==> flow/design.v <==
module ALU#(
  parameter WIDTH = 32
)(
  input [WIDTH - 1:0] a, b,
  input [2:0] m,
  output reg [WIDTH - 1:0] y,
  output reg cf, of, zf
);
  always @(*) begin
    case (m)
      3'b000: y = a + b;
      3'b001: y = a - b;
      3'b010: y = a & b;
      3'b011: y = a | b;
      3'b100: y = a ^ b;
      default: y = 0;
    endcase
  end
  always @(*) begin
    case ({m[0], a[WIDTH - 1], b[WIDTH - 1], y[WIDTH - 1]})
      4'b0111, 4'b0010, 4'b0100, 4'b1111, 4'b1001, 4'b1010: cf = 1;
      default: cf = 0;
    endcase
  end
  always @(*) begin
    case ({m[0], a[WIDTH - 1], b[WIDTH - 1], y[WIDTH - 1]})
      4'b0001, 4'b0110, 4'b1011, 4'b1100: of = 1;
      default: of = 0;
    endcase
  end
  always @(*) begin
    zf = ~(| y[0]);
  end
endmodule
module RegFile#(
  parameter WIDTH = 32
)(
  input clk, rst, we,
  input [4:0] ra0, ra1, wa,
  input [WIDTH - 1:0] wd,
  output reg [WIDTH - 1:0] rd0, rd1
);
  reg [WIDTH - 1:0] regvec[31:0];
  always @(*) begin
    rd0 = (we & (wa == ra0) & (| ra0)) ? wd : regvec[ra0];
    rd1 = (we & (wa == ra1) & (| ra1)) ? wd : regvec[ra1];
  end
  integer i;
  always @(posedge clk) begin
    if (rst) begin
      for (i = 0; i < 32; i = i + 1) begin
        regvec[i] <= 0;
      end
    end else begin
      if (we) begin
        if (wa != 0) begin
          regvec[wa] <= wd;
        end
      end
    end
  end
endmodule
module Ctl(
  input clk, rst,
  input [31:0] ins,
  output f_jmp, f_branch, f_rd, f_rw, f_m2r, f_mw, f_alus, f_aluo, f_choke
);
  wire [5:0] op;
  assign op = ins[31:26];
  wire [4:0] ra0;
  assign ra0 = ins[25:21];
  wire [4:0] ra1;
  assign ra1 = ins[20:16];
  reg [31:0] pre_ins;
  wire [5:0] pre_op;
  assign pre_op = pre_ins[31:26];
  wire [4:0] pre_wa;
  assign pre_wa = pre_ins[20:16];
  assign f_choke = (pre_op == 6'b000100) || (
    (pre_op == 6'b100011) && (| pre_wa) && (
      (
        (op != 6'b000010) && (ra0 == pre_wa)
      ) || (
        ((op == 6'b000000) || (op == 6'b000100) || (op == 6'b101011)) && (ra1 == pre_wa)
      )
    )
  );
  assign f_jmp = f_choke ? 0 : op == 6'b000010;
  always @(posedge clk) begin
    if (rst) begin
      pre_ins <= 0;
    end else begin
      pre_ins <= f_choke ? 0 : ins;
    end
  end
  reg ifid_branch, ifid_rd, ifid_rw, ifid_m2r, ifid_mw, ifid_alus, ifid_aluo;
  always @(posedge clk) begin
    if (f_choke || rst) begin
      ifid_branch <= 0;
      ifid_rw <= 0;
      ifid_m2r <= 0;
      ifid_mw <= 0;
      ifid_alus <= 0;
      ifid_aluo <= 0;
      ifid_rd <= 0;
    end else begin
      ifid_rw <= (op == 6'b000000) || (op == 6'b001000) || (op == 6'b100011);
      ifid_m2r <= op == 6'b100011;
      ifid_mw <= op == 6'b101011;
      ifid_alus <= (op == 6'b001000) || (op == 6'b100011) || (op == 6'b101011);
      ifid_aluo <= op == 6'b000100;
      ifid_branch <= op == 6'b000100;
      ifid_rd <= op == 6'b000000;
    end
  end
  assign f_rd = ifid_rd;
  assign f_branch = ifid_branch;
  reg idex_rw, idex_m2r, idex_mw, idex_alus, idex_aluo;
  always @(posedge clk) begin
    if (rst) begin
      idex_rw <= 0;
      idex_m2r <= 0;
      idex_mw <= 0;
      idex_alus <= 0;
      idex_aluo <= 0;
    end else begin
      idex_rw <= ifid_rw;
      idex_m2r <= ifid_m2r;
      idex_mw <= ifid_mw;
      idex_alus <= ifid_alus;
      idex_aluo <= ifid_aluo;
    end
  end
  assign f_alus = idex_alus;
  assign f_aluo = idex_aluo;
  reg exmem_rw, exmem_m2r, exmem_mw;
  always @(posedge clk) begin
    if (rst) begin
      exmem_rw <= 0;
      exmem_m2r <= 0;
      exmem_mw <= 0;
    end else begin
      exmem_rw <= idex_rw;
      exmem_m2r <= idex_m2r;
      exmem_mw <= idex_mw;
    end
  end
  assign f_mw = exmem_mw;
  reg memwb_rw, memwb_m2r;
  always @(posedge clk) begin
    if (rst) begin
      memwb_m2r <= 0;
      memwb_rw <= 0;
    end else begin
      memwb_m2r <= exmem_m2r;
      memwb_rw <= exmem_rw;
    end
  end
  assign f_m2r = memwb_m2r;
  assign f_rw = memwb_rw;
endmodule
module PipelineCPU(
  input clk, rst,
  output [8:0] imem_addr,
  input [31:0] imem_data,
  output [8:0] dmem_addr,
  output [31:0] dmem_wdata,
  output dmem_we,
  input [31:0] dmem_rdata
);
  wire [8:0] ins_a;
  wire [31:0] ins_spo;
  wire reg_we;
  wire [4:0] ra0, ra1, wa;
  wire [31:0] rd0, rd1, wd;
  RegFile#(.WIDTH(32)) reg_file(
    .clk(clk), .rst(rst), .we(reg_we), .ra0(ra0), .ra1(ra1), .wa(wa), .wd(wd),.rd0(rd0), .rd1(rd1));
  wire [31:0] a, b, y;
  wire [2:0] m;
  wire zf;
  ALU#(.WIDTH(32)) alu(.a(a), .b(b), .m(m), .y(y), .zf(zf));
  wire mem_we;
  wire [8:0] mem_a;
  wire [31:0] mem_d, mem_spo;
  assign imem_addr = ins_a;
  assign ins_spo = imem_data;
  assign dmem_addr = mem_a;
  assign dmem_wdata = mem_d;
  assign dmem_we = mem_we;
  assign mem_spo = dmem_rdata;
  wire [5:0] op;
  wire f_jmp, f_branch, f_rd, f_rw, f_m2r, f_mw, f_alus, f_aluo;
  wire f_choke;
  Ctl ctl(
    .clk(clk), .rst(rst), .ins(ins_spo),
    .f_jmp(f_jmp), .f_branch(f_branch), .f_rd(f_rd), .f_rw(f_rw),
    .f_m2r(f_m2r), .f_mw(f_mw), .f_alus(f_alus), .f_aluo(f_aluo),
    .f_choke(f_choke));
  reg [31:0] pc;
  assign ins_a = pc[10:0] >> 2;
  wire [31:0] npc_ser;
  assign npc_ser = pc + 4;
  wire [31:0] npc_j;
  assign npc_j = {npc_ser[31:28], ins_spo[25:0] << 2};
  assign op = ins_spo[31:26];
  reg [31:0] ifid_ins, ifid_npc_ser;
  reg ifid_valid;
  always @(posedge clk) begin
    if (rst) begin
      ifid_ins <= 0;
      ifid_valid <= 0;
    end else begin
      ifid_ins <= ins_spo;
      ifid_valid <= ~f_choke;
    end
    ifid_npc_ser <= npc_ser;
  end
  assign ra0 = ifid_ins[25:21];
  assign ra1 = ifid_ins[20:16];
  wire [4:0] wa_pre;
  assign wa_pre = f_rd ? ifid_ins[15:11] : ifid_ins[20:16];
  wire [31:0] imm;
  assign imm = {{16{ifid_ins[15]}}, ifid_ins[15:0]};
  wire w_ex2wb;
  assign w_ex2wb = ifid_valid && (((ifid_ins[31:26] == 6'b000000) && (| ifid_ins[15:11]))
    || ((ifid_ins[31:26] == 6'b001000) && (| ifid_ins[20:16])));
  wire w_mem2wb;
  assign w_mem2wb = ifid_valid && (ifid_ins[31:26] == 6'b100011) && (| ifid_ins[20:16]);
  reg [31:0] idex_rd0, idex_rd1, idex_imm, idex_npc_ser;
  reg [31:0] exmem_y;
  reg [4:0] idex_wa, exmem_wa;
  reg idex_w_ex2wb, exmem_w_ex2wb;
  reg idex_w_mem2wb, exmem_w_mem2wb;
  wire [31:0] rd0_bypass, rd1_bypass;
  assign rd0_bypass = (| ra0) ? (
    idex_w_ex2wb && (ra0 == idex_wa) ? y : (
      exmem_w_mem2wb && (ra0 == exmem_wa) ? mem_spo : (
        exmem_w_ex2wb && (ra0 == exmem_wa) ? exmem_y : rd0
      )
    )
  ) : 0;
  assign rd1_bypass = (| ra1) ? (
    idex_w_ex2wb && (ra1 == idex_wa) ? y : (
      exmem_w_mem2wb && (ra1 == exmem_wa) ? mem_spo : (
        exmem_w_ex2wb && (ra1 == exmem_wa) ? exmem_y : rd1
      )
    )
  ) : 0;
  wire [31:0] npc_beq;
  assign npc_beq = ifid_npc_ser + (imm << 2);
  wire beq_zf;
  assign beq_zf = rd0_bypass == rd1_bypass;
  wire [31:0] npc;
  assign npc = rst ? 0 : (
    f_jmp ? npc_j : (
      f_branch & beq_zf ? npc_beq : (
        f_choke ? pc : npc_ser
      )
    )
  );
  always @(posedge clk) begin
    idex_rd0 <= rd0_bypass;
    idex_rd1 <= rd1_bypass;
    idex_imm <= imm;
    idex_npc_ser <= ifid_npc_ser;
    idex_wa <= wa_pre;
    if (rst) begin
      idex_w_ex2wb <= 0;
      idex_w_mem2wb <= 0;
    end else begin
      idex_w_ex2wb <= w_ex2wb;
      idex_w_mem2wb <= w_mem2wb;
    end
  end
  assign a = idex_rd0;
  assign b = f_alus ? idex_imm : idex_rd1;
  assign m = f_aluo;
  always @(posedge clk) begin
    pc <= npc;
  end
  reg [31:0] exmem_mem_d;
  always @(posedge clk) begin
    exmem_y <= y;
    exmem_mem_d <= idex_rd1;
    exmem_wa <= idex_wa;
    if (rst) begin
      exmem_w_ex2wb <= 0;
      exmem_w_mem2wb <= 0;
    end else begin
      exmem_w_ex2wb <= idex_w_ex2wb;
      exmem_w_mem2wb <= idex_w_mem2wb;
    end
  end
  assign mem_a = exmem_y[10:0] >> 2;
  assign mem_d = exmem_mem_d;
  assign mem_we = f_mw;
  reg [31:0] memwb_mem_spo, memwb_y;
  reg [4:0] memwb_wa;
  always @(posedge clk) begin
    memwb_mem_spo <= mem_spo;
    memwb_y <= exmem_y;
    memwb_wa <= exmem_wa;
  end
  assign wa = memwb_wa;
  assign wd = f_m2r ? memwb_mem_spo : memwb_y;
  assign reg_we = f_rw;
endmodule
Lab notebook: PipelineCPU

Reports on PipelineCPU
Module PipelineCPU before and after one edit of its RTL, step after step.
"orig" refers to lines of the RTL above, "edited" to lines of the edited file.
"diff": "edited" minus "orig" as printed here.
Cell names lack the library's common part.
{ "setup": {"top": "PipelineCPU", "clk_port": "clk", "library": "sky130hd", "corner": "tt_025C_1v80"} }

Edit of the RTL
Unified diff, file above to edited file.
The edit is scripted: it alters the design's behaviour and was not made to optimise anything.
begin of diff
@@ -10,5 +10,5 @@
     case (m)
       3'b000: y = a + b;
-      3'b001: y = a - b;
+      3'b001: y = a + b;
       3'b010: y = a & b;
       3'b011: y = a | b;
end of diff

Word-level counts
Counts by Yosys on the flattened word-level netlist (proc, flatten, opt, wreduce; memories kept). Print and check cells are left out. Cells with the same type and inputs are merged into one.
Yosys's memory passes give these memory sizes; they may raise the number of words (mostly to a power of two), join words into wider ones and drop unused or constant bits.
{ "bits": {"columns": ["item", "orig", "edited", "diff"], "rows": [
  ["mem_count", 1, 1, 0],
  ["mem_bits_rw", 1024, 1024, 0],
  ["inputBits", 66, 66, 0],
  ["romBits", 0, 0, 0],
  ["wordCells", 130, 130, 0],
  ["output_inout_bits", 51, 51, 0],
  ["regBits", 372, 372, 0],
  ["latchBits", 0, 0, 0]
]} }
{ "op_classes": {"columns": ["item", "orig", "edited", "diff"], "rows": [
  ["logic", 6, 6, 0],
  ["cmp", 0, 0, 0],
  ["eq_ne", 20, 20, 0],
  ["n_reduce_logical", 34, 35, 1],
  ["n_mul", 0, 0, 0],
  ["add_sub_neg", 4, 3, -1],
  ["div", 0, 0, 0],
  ["shift", 0, 0, 0],
  ["n_mux", 30, 30, 0]
]} }
{ "ops": {"columns": ["operator", "orig", "edited", "diff"], "rows": [
  ["32-bit 2-to-1 mux", 18, 19, 1],
  ["32-bit case mux with 2-bit select", 1, 0, -1],
  ["2-bit OR reduction", 1, 2, 1],
  ["32-bit subtractor", 1, 0, -1]
]} }
Operator kinds equal on both sides are left out: 20.

Logic depth
Depth = most cells in a row (Yosys ltp): at word level without a register or memory, in the mapped netlist without a sequential cell, where the memories' decode and read muxes count.
{ "logic_depth": {"columns": ["item", "orig", "edited", "diff"], "rows": [
  ["depth_word", 12, 12, 0],
  ["abc_area", "0", "0", null],
  ["depth_mapped", 36, 21, -15],
  ["ltp_nobuf", 28, 17, -11]
]} }

After synthesis
Yosys stat after the flow's synthesis: flattened, memories mapped to cells. It holds for the ABC_AREA given above (unset counts as 0); a run with the other value may have another netlist.
{ "mapped": {"columns": ["item", "orig", "edited", "diff"], "rows": [
  ["area_um2", 67382.1, 66789.1, -593.0],
  ["seqArea_um2", 36855.3, 36835.3, -20.0],
  ["n_buf", 492, 473, -19],
  ["cell_count", 5390, 5236, -154],
  ["ff_cells", 1329, 1328, -1]
]} }
{ "by_type": {"columns": ["cell", "orig", "edited", "diff"], "rows": [
  ["nor2_1", 1162, 1126, -36],
  ["clkbuf_1", 305, 270, -35],
  ["a21oi_1", 130, 96, -34],
  ["buf_6", 28, 54, 26],
  ["nand2b_1", 70, 48, -22],
  ["mux2_2", 61, 39, -22],
  ["a221oi_1", 32, 52, 20],
  ["buf_1", 34, 16, -18],
  ["a31oi_1", 17, 34, 17],
  ["a22oi_1", 61, 47, -14],
  ["o211ai_1", 48, 34, -14],
  ["xor2_1", 57, 44, -13],
  ["inv_1", 52, 62, 10],
  ["o22ai_1", 82, 73, -9],
  ["xnor2_1", 79, 70, -9],
  ["o21a_1", 19, 10, -9],
  ["o32ai_1", 14, 5, -9],
  ["mux4_2", 402, 410, 8]
]} }
Cell types equal on both sides are left out: 9.
The list need not be complete.
By module: a second synthesis without flattening, with its own total; a netlist apart from the flattened one above.
{ "unflattened": {"columns": ["item", "orig", "edited", "diff"], "rows": [
  ["cells_unflattened", 5481, 5379, -102],
  ["hier_area_um2", 71189.5, 70288.7, -900.8]
]} }
Each row is one instance without its submodules.
{ "by_module_orig": {"columns": ["module", "seq_area_um2", "area_um2", "instances", "cells"], "rows": [
  ["RegFile #(WIDTH=32)", 30749.5, 55256.7, 1, 3714],
  ["PipelineCPU", 5565.3, 10756.6, 1, 1055],
  ["ALU #(WIDTH=32)", 0.0, 4157.7, 1, 617],
  ["Ctl", 540.5, 1018.5, 1, 95]
]} }
{ "by_module_edited": {"columns": ["module", "seq_area_um2", "area_um2", "instances", "cells"], "rows": [
  ["RegFile #(WIDTH=32)", 30749.5, 55256.7, 1, 3714],
  ["PipelineCPU", 5565.3, 10756.6, 1, 1055],
  ["ALU #(WIDTH=32)", 0.0, 3256.9, 1, 515],
  ["Ctl", 540.5, 1018.5, 1, 95]
]} }

Timing after synthesis
OpenSTA on the mapped netlist: ideal clock, no wires. The path of least setup slack (recovery checks aside). Input and output delay are each 20% of the period. Register names are those of the netlist, which keeps one name where synthesis merged equal registers.
{ "synth_timing": {"columns": ["item", "orig", "edited", "diff"], "rows": [
  ["path_kind", "register to register", "register to register", null],
  ["from", "register ctl.idex_alus", "register ctl.idex_alus", null],
  ["to", "register pc[3]", "register pc[10]", null],
  ["setup_ns", 0.100, 0.133, 0.033],
  ["required_time_ns", 6.400, 6.367, -0.033],
  ["n_path_buf", 7, 3, -4],
  ["clock_period_ns", 6.5, 6.5, 0.0],
  ["launch_ns", 0.000, 0.000, 0.000],
  ["delay_ns", 7.303, 4.725, -2.578],
  ["arrival_time_ns", 7.203, 4.592, -2.611],
  ["slack_ns", -0.803, 1.774, 2.577],
  ["path_stages", 35, 20, -15],
  ["synth_period_reached_ns", 7.303, 4.726, -2.577]
]} }
"delay_ns" is the arrival time less input delay plus setup time.
"path_stages": output pins that drive a net of the path, with the launching flip-flop's if there is one; two outputs of one cell count as two.
"synth_period_reached_ns" = period - worst setup slack (recovery checks aside). The figure is calculated, with input and output delays left at 20% of the set period.
The rows between start and end are the longest chain of elaborated cells between them; the timing report does not say that the signal goes this way. Where chains are equally long, one stands for them.
Each line given opens the expression or statement behind the cell; cells for indexed reads and writes are added by Yosys, which also makes memories of some case tables.
{ "synth_via_orig": {"cell_sequence": "dfxtp_1 clkbuf_1 clkbuf_1 clkbuf_1 buf_1 buf_1 clkbuf_1 mux2i_1 ha_1 o21a_1 o21ai_0 nor2_1 and3_1 and3_1 and2_1 nand3_1 nand2b_1 mux2i_1 nand2_1 o21ai_0 ha_1 clkbuf_1 o21a_1 a21oi_1 nor2_1 o41ai_1 o21ai_0 xnor2_1 a221oi_1 xor2_1 a2111oi_4 nand3_1 nor4b_4 o22ai_1 a2111oi_4", "elab_chain_cells": 9, "cells_between": 13, "cone_lines": 11, "cone_classes": "add/sub: 2; eq/ne: 2; mux: 8; logic: 1"} }
{ "synth_rtl_orig": {"columns": ["item", "line", "rtl"], "rows": [
  ["start: declaration", 118, "reg idex_rw, idex_m2r, idex_mw, idex_alus, idex_aluo;"],
  ["start: assignment", 124, "idex_alus <= 0;"],
  ["start: assignment", 130, "idex_alus <= ifid_alus;"],
  ["32-bit 2-to-1 mux", 276, "assign b = f_alus ? idex_imm : idex_rd1;"],
  ["32-bit subtractor", 12, "3'b001: y = a - b;"],
  ["32-bit case mux with 2-bit select", 10, "case (m)"],
  ["32-bit 2-to-1 mux", 243, "idex_w_ex2wb && (ra1 == idex_wa) ? y : ("],
  ["32-bit 2-to-1 mux", 242, "assign rd1_bypass = (| ra1) ? ("],
  ["32-bit == test", 252, "assign beq_zf = rd0_bypass == rd1_bypass;"],
  ["1-bit AND", 256, "f_branch & beq_zf ? npc_beq : ("],
  ["32-bit 2-to-1 mux", 256, null],
  ["32-bit 2-to-1 mux", 255, "f_jmp ? npc_j : ("],
  ["end: assignment", 279, "pc <= npc;"],
  ["end: declaration", 199, "reg [31:0] pc;"]
]} }
Nets of the timed path that keep an RTL name, with a line that drives or declares them; the list need not be complete.
{ "synth_named_nets_orig": {"columns": ["signal", "line"], "rows": [
  ["rd1_bypass[30]", 242]
]} }
{ "synth_via_edited": {"cell_sequence": "dfxtp_1 clkbuf_1 clkbuf_1 mux2_2 fa_1 a211oi_1 o211ai_1 a31o_2 or4_1 nand3_1 inv_1 o21ai_0 a311o_1 nand4_1 nor4_2 o311ai_1 or4_1 buf_4 o311ai_1 a21oi_1", "elab_chain_cells": 9, "cells_between": 12, "cone_classes": "add/sub: 1; eq/ne: 2; mux: 8; logic: 1"} }
{ "synth_rtl_edited": {"columns": ["item", "line", "rtl"], "rows": [
  ["start: declaration", 118, "reg idex_rw, idex_m2r, idex_mw, idex_alus, idex_aluo;"],
  ["start: assignment", 124, "idex_alus <= 0;"],
  ["start: assignment", 130, "idex_alus <= ifid_alus;"],
  ["32-bit 2-to-1 mux", 276, "assign b = f_alus ? idex_imm : idex_rd1;"],
  ["32-bit adder", 12, "3'b001: y = a + b;"],
  ["32-bit 2-to-1 mux", 10, "case (m)"],
  ["32-bit 2-to-1 mux", 236, "idex_w_ex2wb && (ra0 == idex_wa) ? y : ("],
  ["32-bit 2-to-1 mux", 235, "assign rd0_bypass = (| ra0) ? ("],
  ["32-bit == test", 252, "assign beq_zf = rd0_bypass == rd1_bypass;"],
  ["1-bit AND", 256, "f_branch & beq_zf ? npc_beq : ("],
  ["32-bit 2-to-1 mux", 256, null],
  ["32-bit 2-to-1 mux", 255, "f_jmp ? npc_j : ("],
  ["end: assignment", 279, "pc <= npc;"],
  ["end: declaration", 199, "reg [31:0] pc;"]
]} }
{ "synth_named_nets_edited": {"columns": ["signal", "line"], "rows": [
  ["alu.y[18]", 10]
]} }

Worst path after layout
Path of least setup slack in the final report of the runs of pair 1 (OpenROAD, finished layout, wires in). Where an end is a register, its clock arrival counts in the times.
{ "layout_timing": {"columns": ["item", "orig", "edited", "diff"], "rows": [
  ["path_kind", "register to register", "register to register", null],
  ["from", "register ctl.idex_alus", "register ifid_ins[20]", null],
  ["to", "register pc[10]", "register pc[10]", null],
  ["required_time_ns", 6.68, 6.69, 0.01],
  ["clock_period_ns", 6.02, 6.02, 0.00],
  ["path_stages", 30, 16, -14],
  ["n_path_buf", 4, 3, -1],
  ["launch_ns", 0.79, 0.81, 0.02],
  ["setup_ns", 0.14, 0.14, 0.00],
  ["arrival_time_ns", 6.84, 6.36, -0.48],
  ["slack_ns", -0.16, 0.33, 0.49]
]} }
The rows between start and end are the longest chain of elaborated cells between them; the timing report does not say that the signal goes this way. Where chains are equally long, one stands for them.
{ "layout_via_orig": {"cell_sequence": "dfxtp_4 mux2i_4 ha_2 o21a_1 o21ai_2 nor2_2 and3_4 and3_4 and2_4 o21a_1 nor2_1 xnor2_1 ha_2 nand2_1 nor3_1 nand2_1 a211o_1 nand2_1 xnor2_1 buf_4 o22ai_1 xor2_1 a311oi_1 nand3_2 nor4b_4 buf_12 buf_12 buf_16 mux2i_4 a211oi_2", "elab_chain_cells": 9, "cells_between": 13, "cone_lines": 11, "cone_classes": "add/sub: 2; eq/ne: 2; mux: 8; logic: 1"} }
{ "layout_rtl_orig": {"columns": ["item", "line", "rtl"], "rows": [
  ["start: declaration", 118, "reg idex_rw, idex_m2r, idex_mw, idex_alus, idex_aluo;"],
  ["start: assignment", 124, "idex_alus <= 0;"],
  ["start: assignment", 130, "idex_alus <= ifid_alus;"],
  ["32-bit 2-to-1 mux", 276, "assign b = f_alus ? idex_imm : idex_rd1;"],
  ["32-bit subtractor", 12, "3'b001: y = a - b;"],
  ["32-bit case mux with 2-bit select", 10, "case (m)"],
  ["32-bit 2-to-1 mux", 243, "idex_w_ex2wb && (ra1 == idex_wa) ? y : ("],
  ["32-bit 2-to-1 mux", 242, "assign rd1_bypass = (| ra1) ? ("],
  ["32-bit == test", 252, "assign beq_zf = rd0_bypass == rd1_bypass;"],
  ["1-bit AND", 256, "f_branch & beq_zf ? npc_beq : ("],
  ["32-bit 2-to-1 mux", 256, null],
  ["32-bit 2-to-1 mux", 255, "f_jmp ? npc_j : ("],
  ["end: assignment", 279, "pc <= npc;"],
  ["end: declaration", 199, "reg [31:0] pc;"]
]} }
Nets of the timed path that keep an RTL name, with a line that drives or declares them; the list need not be complete.
{ "layout_named_nets_orig": {"columns": ["signal", "line"], "rows": [
  ["rd1_bypass[23]", 242]
]} }
{ "layout_via_edited": {"cell_sequence": "dfxtp_2 buf_4 or2_2 buf_4 nor2_1 nor4_1 nor2_1 nor2_1 o221ai_1 xnor2_1 and4_1 nand4_1 or4_1 buf_12 o311ai_1 a21oi_1", "elab_chain_cells": 12, "cells_between": 19, "cone_classes": "eq/ne: 5; mux: 7; logic: 3; reduce/logical: 4"} }
{ "layout_rtl_edited": {"columns": ["item", "line", "rtl"], "rows": [
  ["start: declaration", 206, "reg [31:0] ifid_ins, ifid_npc_ser;"],
  ["start: assignment", 210, "ifid_ins <= 0;"],
  ["start: assignment", 213, "ifid_ins <= ins_spo;"],
  ["5-bit == test", 46, "rd1 = (we & (wa == ra1) & (| ra1)) ? wd : regvec[ra1];"],
  ["1-bit AND (2 in a row)", 46, null],
  ["32-bit 2-to-1 mux", 46, null],
  ["32-bit 2-to-1 mux", 245, "exmem_w_ex2wb && (ra1 == exmem_wa) ? exmem_y : rd1"],
  ["32-bit 2-to-1 mux", 244, "exmem_w_mem2wb && (ra1 == exmem_wa) ? mem_spo : ("],
  ["32-bit 2-to-1 mux", 243, "idex_w_ex2wb && (ra1 == idex_wa) ? y : ("],
  ["32-bit 2-to-1 mux", 242, "assign rd1_bypass = (| ra1) ? ("],
  ["32-bit == test", 252, "assign beq_zf = rd0_bypass == rd1_bypass;"],
  ["1-bit AND", 256, "f_branch & beq_zf ? npc_beq : ("],
  ["32-bit 2-to-1 mux", 256, null],
  ["32-bit 2-to-1 mux", 255, "f_jmp ? npc_j : ("],
  ["end: assignment", 279, "pc <= npc;"],
  ["end: declaration", 199, "reg [31:0] pc;"]
]} }

Flow runs
Both versions went through the flow (Yosys, OpenROAD) with the same settings in each pair. Constraints: input delay and output delay 20% of the set period each, output load 0.01 pF.
{ "settings_pair_1": {"CORE_UTILIZATION": 40, "SETUP_SLACK_MARGIN": 0.4, "period_ns": 6.02, "CAP_MARGIN": 20, "CORE_MARGIN": 2, "SLEW_MARGIN": 20} }
{ "measured_pair_1": {"columns": ["item", "orig", "edited", "diff"], "rows": [
  ["design_die_area_um2", 171756.0, 170255.0, -1501.0],
  ["achievedPeriod_ns", 6.182, 5.693, -0.489],
  ["hold_ws_ns", 0.323, 0.332, 0.009],
  ["cell_area_final_um2", 78057.4, 76196.8, -1860.6],
  ["worst_setup_slack_ns", -0.162, 0.327, 0.489],
  ["power_uw", 25657, 25293, -364],
  ["yosys_chip_area_um2", 67382.1, 66789.1, -593.0],
  ["setup_tns_ns", -1.182, 0.000, 1.182],
  ["utilization_frac", 0.467, 0.461, -0.006]
]} }
"achievedPeriod_ns" = clock period - worst setup slack. The figure is calculated, with input and output delays left at 20% of the set period.
By "power_uw" is meant OpenSTA's value without simulated activity: inputs other than the clock are taken to toggle once in ten clock periods, and the tool carries that through the logic.
